==> flow/design.v <==
`timescale 1ns / 1ps
module mac #(
	  parameter N = 16
    )(
    input clk,rst,ce,
    input [N-1:0] a,
    input [N-1:0] b,
    input [N-1:0] c,
    output reg [N-1:0] p
    );
always@(posedge clk)
 begin
    if(rst)
    begin
        p<=0;
    end
    else if(ce)
    begin
        p <= (a*b+c);
    end
 end
endmodule
module variable_shift_reg #(parameter width = 8, parameter size = 3) (
input clk,
input ce,
input rst,
input [width-1:0] data_in,
output [width-1:0] data_out
);
reg [width-1:0] sr [size-1:0];
generate
genvar i;
for(i = 0;i < size;i = i + 1)
begin
    always@(posedge clk)
    begin
        if(rst)
        begin
            sr[i] <= 'd0;
        end
        else
        begin
            if(ce)
            begin
                if(i == 'd0)
                begin
                    sr[i] <= data_in;
                end
                else
                begin
                    sr[i] <= sr[i-1];
                end
            end
        end
    end
end
endgenerate
assign data_out = sr[size-1];
endmodule
module convolver #(
parameter n = 9'h010,
parameter k = 9'h003,
parameter s = 1,
parameter N = 16
)(
input clk,
input ce,
input global_rst,
input [N-1:0] activation,
input [(k*k)*16-1:0] weight1,
output[N-1:0] conv_op,
output valid_conv,
output end_conv
);
reg [31:0] count,count2,count3,row_count;
reg en1,en2,en3;
wire [15:0] tmp [k*k+1:0];
wire [15:0] weight [0:k*k-1];
generate
	genvar l;
	for(l=0;l<k*k;l=l+1)
	begin
      assign weight [l][N-1:0] = weight1[N*l +: N];
	end
endgenerate
assign tmp[0] = 32'h0000000;
generate
genvar i;
  for(i = 0;i<k*k;i=i+1)
  begin: MAC
    if((i+1)%k ==0)
    begin
      if(i==k*k-1)
      begin
      mac #(.N(N)) mac(
        .clk(clk),
        .ce(ce),
        .rst(global_rst),
        .a(activation),
        .b(weight[i]),
        .c(tmp[i]),
        .p(conv_op)
        );
      end
      else
      begin
      wire [N-1:0] tmp2;
      mac #(.N(N)) mac(
        .clk(clk),
        .ce(ce),
        .rst(global_rst),
        .a(activation),
        .b(weight[i]),
        .c(tmp[i]),
        .p(tmp2)
        );
      variable_shift_reg #(.width(N),.size(n-k)) SR (
          .clk(clk),
          .ce(ce),
          .rst(global_rst),
          .data_in(tmp2),
          .data_out(tmp[i+1])
          );
      end
    end
    else
    begin
   mac #(.N(N)) mac2(
      .clk(clk),
      .ce(ce),
      .rst(global_rst),
      .a(activation),
      .b(weight[i]),
      .c(tmp[i]),
      .p(tmp[i+1])
      );
    end
  end
endgenerate
always@(posedge clk)
begin
  if(global_rst)
  begin
    count <=0;
    count2<=0;
    count3<=0;
    row_count <= 0;
    en1<=0;
    en2<=1;
    en3<=0;
  end
  else if(ce)
  begin
    if(count == (k-1)*n+k-1)
    begin
      en1 <= 1'b1;
      count <= count+1'b1;
    end
    else
    begin
      count<= count+1'b1;
    end
  if(en1 && en2)
  begin
    if(count2 == n-k)
    begin
      count2 <= 0;
      en2 <= 0 ;
      row_count <= row_count + 1'b1;
    end
    else
    begin
      count2 <= count2 + 1'b1;
    end
  end
  if(~en2)
  begin
  if(count3 == k-2)
  begin
    count3<=0;
    en2 <= 1'b1;
  end
  else
    count3 <= count3 + 1'b1;
  end
  if((((count2 + 1) % s == 0) && (row_count % s == 0))||(count3 == k-2)&&(row_count % s == 0)||(count == (k-1)*n+k-1))
  begin
    en3 <= 1;
  end
  else
    en3 <= 0;
  end
end
	assign end_conv = (count>= n*n+2) ? 1'b1 : 1'b0;
	assign valid_conv = (en1&&en2&&en3);
endmodule
* Reports on convolver
Tool output for the design above, in the order of the flow.
Line numbers count from 1 in the design file above.
Library cell names are shortened.
The mark n/a stands for no value.
- Design top :: convolver
- Clock port :: clk
- Cell library :: sky130hd
- Library corner :: tt_025C_1v80

* After elaboration
Yosys after proc, flatten, opt, wreduce and memory -nomap, before mapping. Enables and synchronous resets that opt folds into registers are not counted as muxes. Print and check cells are not counted. Equal cells are merged and count once.
- Word-level cells :: 78
- Bits in registers :: 659
- Input bits :: 163
- Magnitude comparators :: 1
- Multipliers :: 9
- Bitwise logic cells :: 1
- Mux-type cells :: 7
- Eq/ne operators :: 3
- $add $sub $neg :: 11
- Reductions and logical operators :: 5
** Operator list (number)
- 16-bit by 16-bit multiplier with 16-bit output :: 9
- 16-bit adder :: 8
- 32-bit by 1-bit adder with 32-bit output (second input constant) :: 3
- 32-bit two-way mux :: 2
- 32-bit by 1-bit equality test with 1-bit output (second input constant) :: 1
- 32-bit by 4-bit equality test with 1-bit output (second input constant) :: 1
- 32-bit by 6-bit equality test with 1-bit output (second input constant) :: 1
- 32-bit by 9-bit >= comparator with 1-bit output (second input constant) :: 1
- 2-bit AND reduction :: 3
- 1-bit two-way mux :: 5
- 1-bit logical AND :: 2
- 1-bit inverter :: 1

* Logic depth
Longest topological path by Yosys (ltp), each cell counted once; first at word level (registers and memories cut), then after technology mapping (sequential cells cut; the memories' decode and read muxes count).
- Depth after elaboration :: 5
- ABC_AREA :: 1
- Depth in mapped cells :: 33
- Gate-level depth less buffers :: 29

* Mapped cells and area
Source: synth_stat.txt of the flow (Yosys; design flattened, memories mapped). It holds for the ABC_AREA given above (unset counts as 0); a run with the other value may have another netlist.
The area totals of this step are shown rounded.
** Cell types
- fa_1 :: number 832, area in all 1.67E+04 um2
- dfxtp_1 :: number 659, area in all 1.32E+04 um2
- inv_1 :: number 2239, area in all 8404.31 um2
- nand2_1 :: number 1950, area in all 7319.52 um2
- ha_1 :: number 471, area in all 5.89E+03 um2
- nor2_1 :: number 1050, area in all 3941.28 um2
- o21ai_0 :: number 597, area in all 2.99E+03 um2
- clkbuf_1 :: number 356, area in all 1.34E+03 um2
- a21oi_1 :: number 256, area in all 1.28E+03 um2
- nand3_1 :: number 208, area in all 1.04E+03 um2
- xor2_1 :: number 118, area in all 1.03E+03 um2
- xnor2_1 :: number 103, area in all 902.115 um2
- nor3_1 :: number 79, area in all 395.379 um2
- nand4_1 :: number 56, area in all 350.336 um2
- nand3b_1 :: number 35, area in all 262.752 um2
- nor4_1 :: number 40, area in all 250.24 um2
- buf_1 :: number 55, area in all 206.448 um2
- o211ai_1 :: number 26, area in all 195.187 um2
Not listed: further types 35, cells in them 185.
- Flip-flops :: 659
- Buffers :: 450
- Sequential part of the area :: 13190 um2
- Synthesis area :: 66980 um2
- Standard cells after synthesis :: 9315

* Path before layout
Path of least setup slack by OpenSTA after synthesis, without wires, with an ideal clock, recovery checks aside; 20% of the period is set as input and as output delay. Where synthesis merged equal registers, the netlist keeps one of their names.
- Path type :: input-to-reg
- Start point :: input port activation[10]
- End point :: register MAC[1].genblk1.mac2.p[14]
- Stages :: 26
- Clock period :: 8.0 ns
- Path delay :: 5.200 ns
- Path slack :: 1.199 ns
- Required time :: 7.942 ns
- Data arrival time :: 6.742 ns
- External input delay :: 1.600 ns
- Synthesis period reached :: 6.801 ns
"path delay" is the arrival time less input delay plus setup time.
"stages" counts driving pins, that of a launching flip-flop among them; a cell with two outputs on the path counts twice.
"synthesis period reached" is the clock period less the worst setup slack; recovery checks do not enter. This is arithmetic on one report: input and output delays are still those of the set period (20% each).
Between the ends stands the longest chain of elaborated cells between them, by number of cells; it is not shown to be the way that was timed. Of several equally long chains one is given.
A line is the first line of the expression or statement that the cell stems from. Yosys adds cells for indexed reads and writes and turns some case tables into memories.
- Cells stage by stage :: buf_2 -> buf_2 -> buf_2 -> buf_1 -> nand2_1 -> inv_1 -> fa_1 -> inv_1 -> fa_1 -> inv_1 -> fa_1 -> inv_1 -> fa_1 -> inv_1 -> fa_1 -> inv_1 -> fa_1 -> inv_1 -> ha_1 -> nand2_1 -> nor3_1 -> nand3_1 -> a31o_2 -> nand3_1 -> o211ai_1 -> inv_1
- Cells in the longest elaborated chain :: 2
- Elaborated cells on any way between the ends :: 2
- Classes of those cells :: add/sub (1); mul (1)
** Ends and longest elaborated chain, post-synthesis
- from (decl) :: RTL line 69 : input [N-1:0] activation,
- 16-bit by 16-bit multiplier with 16-bit output :: RTL line 19 : p <= (a*b+c);
- 16-bit adder :: RTL line 19
- to (assign) :: RTL line 15 : p<=0;
- to (assign) :: RTL line 19
- to (decl) :: RTL line 9 : output reg [N-1:0] p

* Worst path after layout
Path of least setup slack in the final report of stored run 1 (OpenROAD, finished layout, wires in). Where an end is a register, its clock arrival counts in the times.
- Path type :: input-to-reg
- Start point :: input port weight1[9]
- End point :: register MAC[0].genblk1.mac2.p[15]
- Data arrival time :: 6.84 ns
- Clock period :: 7.09 ns
- Required time :: 7.70 ns
- Path slack :: 0.86 ns
- External input delay :: 1.42 ns
- Stages :: 22
Between the ends stands the longest chain of elaborated cells between them, by number of cells; it is not shown to be the way that was timed. Of several equally long chains one is given.
- Cells stage by stage :: clkdlybuf4s50_1 -> nand2_1 -> fa_1 -> inv_1 -> fa_1 -> inv_1 -> fa_1 -> fa_1 -> fa_1 -> fa_1 -> inv_1 -> ha_1 -> nand2_1 -> nor2_2 -> nand2_1 -> o211ai_1 -> a31oi_2 -> inv_1 -> nand2_1 -> nand3_1 -> nand2_1 -> inv_1
- Cells in the longest elaborated chain :: 1
- Elaborated cells on any way between the ends :: 1
- Classes of those cells :: mul (1)
** Ends and longest elaborated chain, after layout
- from (decl) :: RTL line 70 : input [(k*k)*16-1:0] weight1,
- 16-bit by 16-bit multiplier with 16-bit output :: RTL line 19 : p <= (a*b+c);
- to (assign) :: RTL line 15 : p<=0;
- to (assign) :: RTL line 19
- to (decl) :: RTL line 9 : output reg [N-1:0] p

==> runs of convolver <==
3 stored runs of convolver in the flow (synthesis by Yosys, layout by OpenROAD, sky130hd cells), in arbitrary order. Constraints: input delay and output delay 20% of the set period each, output load 0.01 pF.
"clock period reached": clock period set for the run, less the worst setup slack. It is reckoned from that one timing run; input and output delays stay at 20% of the period that was set.
"time on the worst setup path": the worst setup path's part of the clock period (all of it between registers, 20% less for each end at a port) less its slack. A launch clock that arrives late makes it longer, a capture clock that arrives late makes it shorter.
By "total design power" is meant OpenSTA's value without simulated activity: inputs other than the clock are taken to toggle once in ten clock periods, and the tool carries that through the logic.
Values from the reports are rounded here.

** Stored run 1
- Settings :: ABC_AREA=1; CELL_PAD_IN_SITES_DETAIL_PLACEMENT=2; CORE_MARGIN=9; CORE_UTILIZATION=28; CTS_CLUSTER_DIAMETER=136; GPL_ROUTABILITY_DRIVEN=1; MAX_ROUTING_LAYER=met4; PLACE_DENSITY_LB_ADDON=0.22; SETUP_SLACK_MARGIN=0.77; period_ns=7.09; CAP_MARGIN=20; SLEW_MARGIN=20
- Die size :: 257100 um2
- Post-layout utilization :: 32.3%
- Total design power :: 33.59 mW
- Time on the worst setup path :: 4.81 ns
- Critical path type :: input-to-reg
- Worst hold slack :: 0.448 ns
- Clock period reached :: 6.230 ns
- Post-route setup TNS :: 0.000 ns
- Worst setup slack after layout :: 0.860 ns
- Area of the synthesized netlist :: 66980 um2

** Stored run 2
- Settings :: CAP_MARGIN=35; CELL_PAD_IN_SITES_DETAIL_PLACEMENT=2; CORE_MARGIN=9; CTS_CLUSTER_DIAMETER=268; GPL_ROUTABILITY_DRIVEN=0; MAX_ROUTING_LAYER=met4; PLACE_DENSITY=0.61; SETUP_SLACK_MARGIN=1.9; SLEW_MARGIN=30; TNS_END_PERCENT=25; period_ns=8.45; CORE_UTILIZATION=40
- Outcome :: not finished: routing ended with error ODB-0269

** Stored run 3
- Settings :: CORE_UTILIZATION=40; period_ns=7.17; CAP_MARGIN=20; CORE_MARGIN=2; SLEW_MARGIN=20
- Die size :: 161200 um2
- Post-layout utilization :: 45.6%
- Total design power :: 28.29 mW
- Time on the worst setup path :: 5.22 ns
- Critical path type :: input-to-reg
- Worst hold slack :: 0.465 ns
- Clock period reached :: 6.655 ns
- Post-route setup TNS :: 0.000 ns
- Worst setup slack after layout :: 0.515 ns
- Area of the synthesized netlist :: 63190 um2
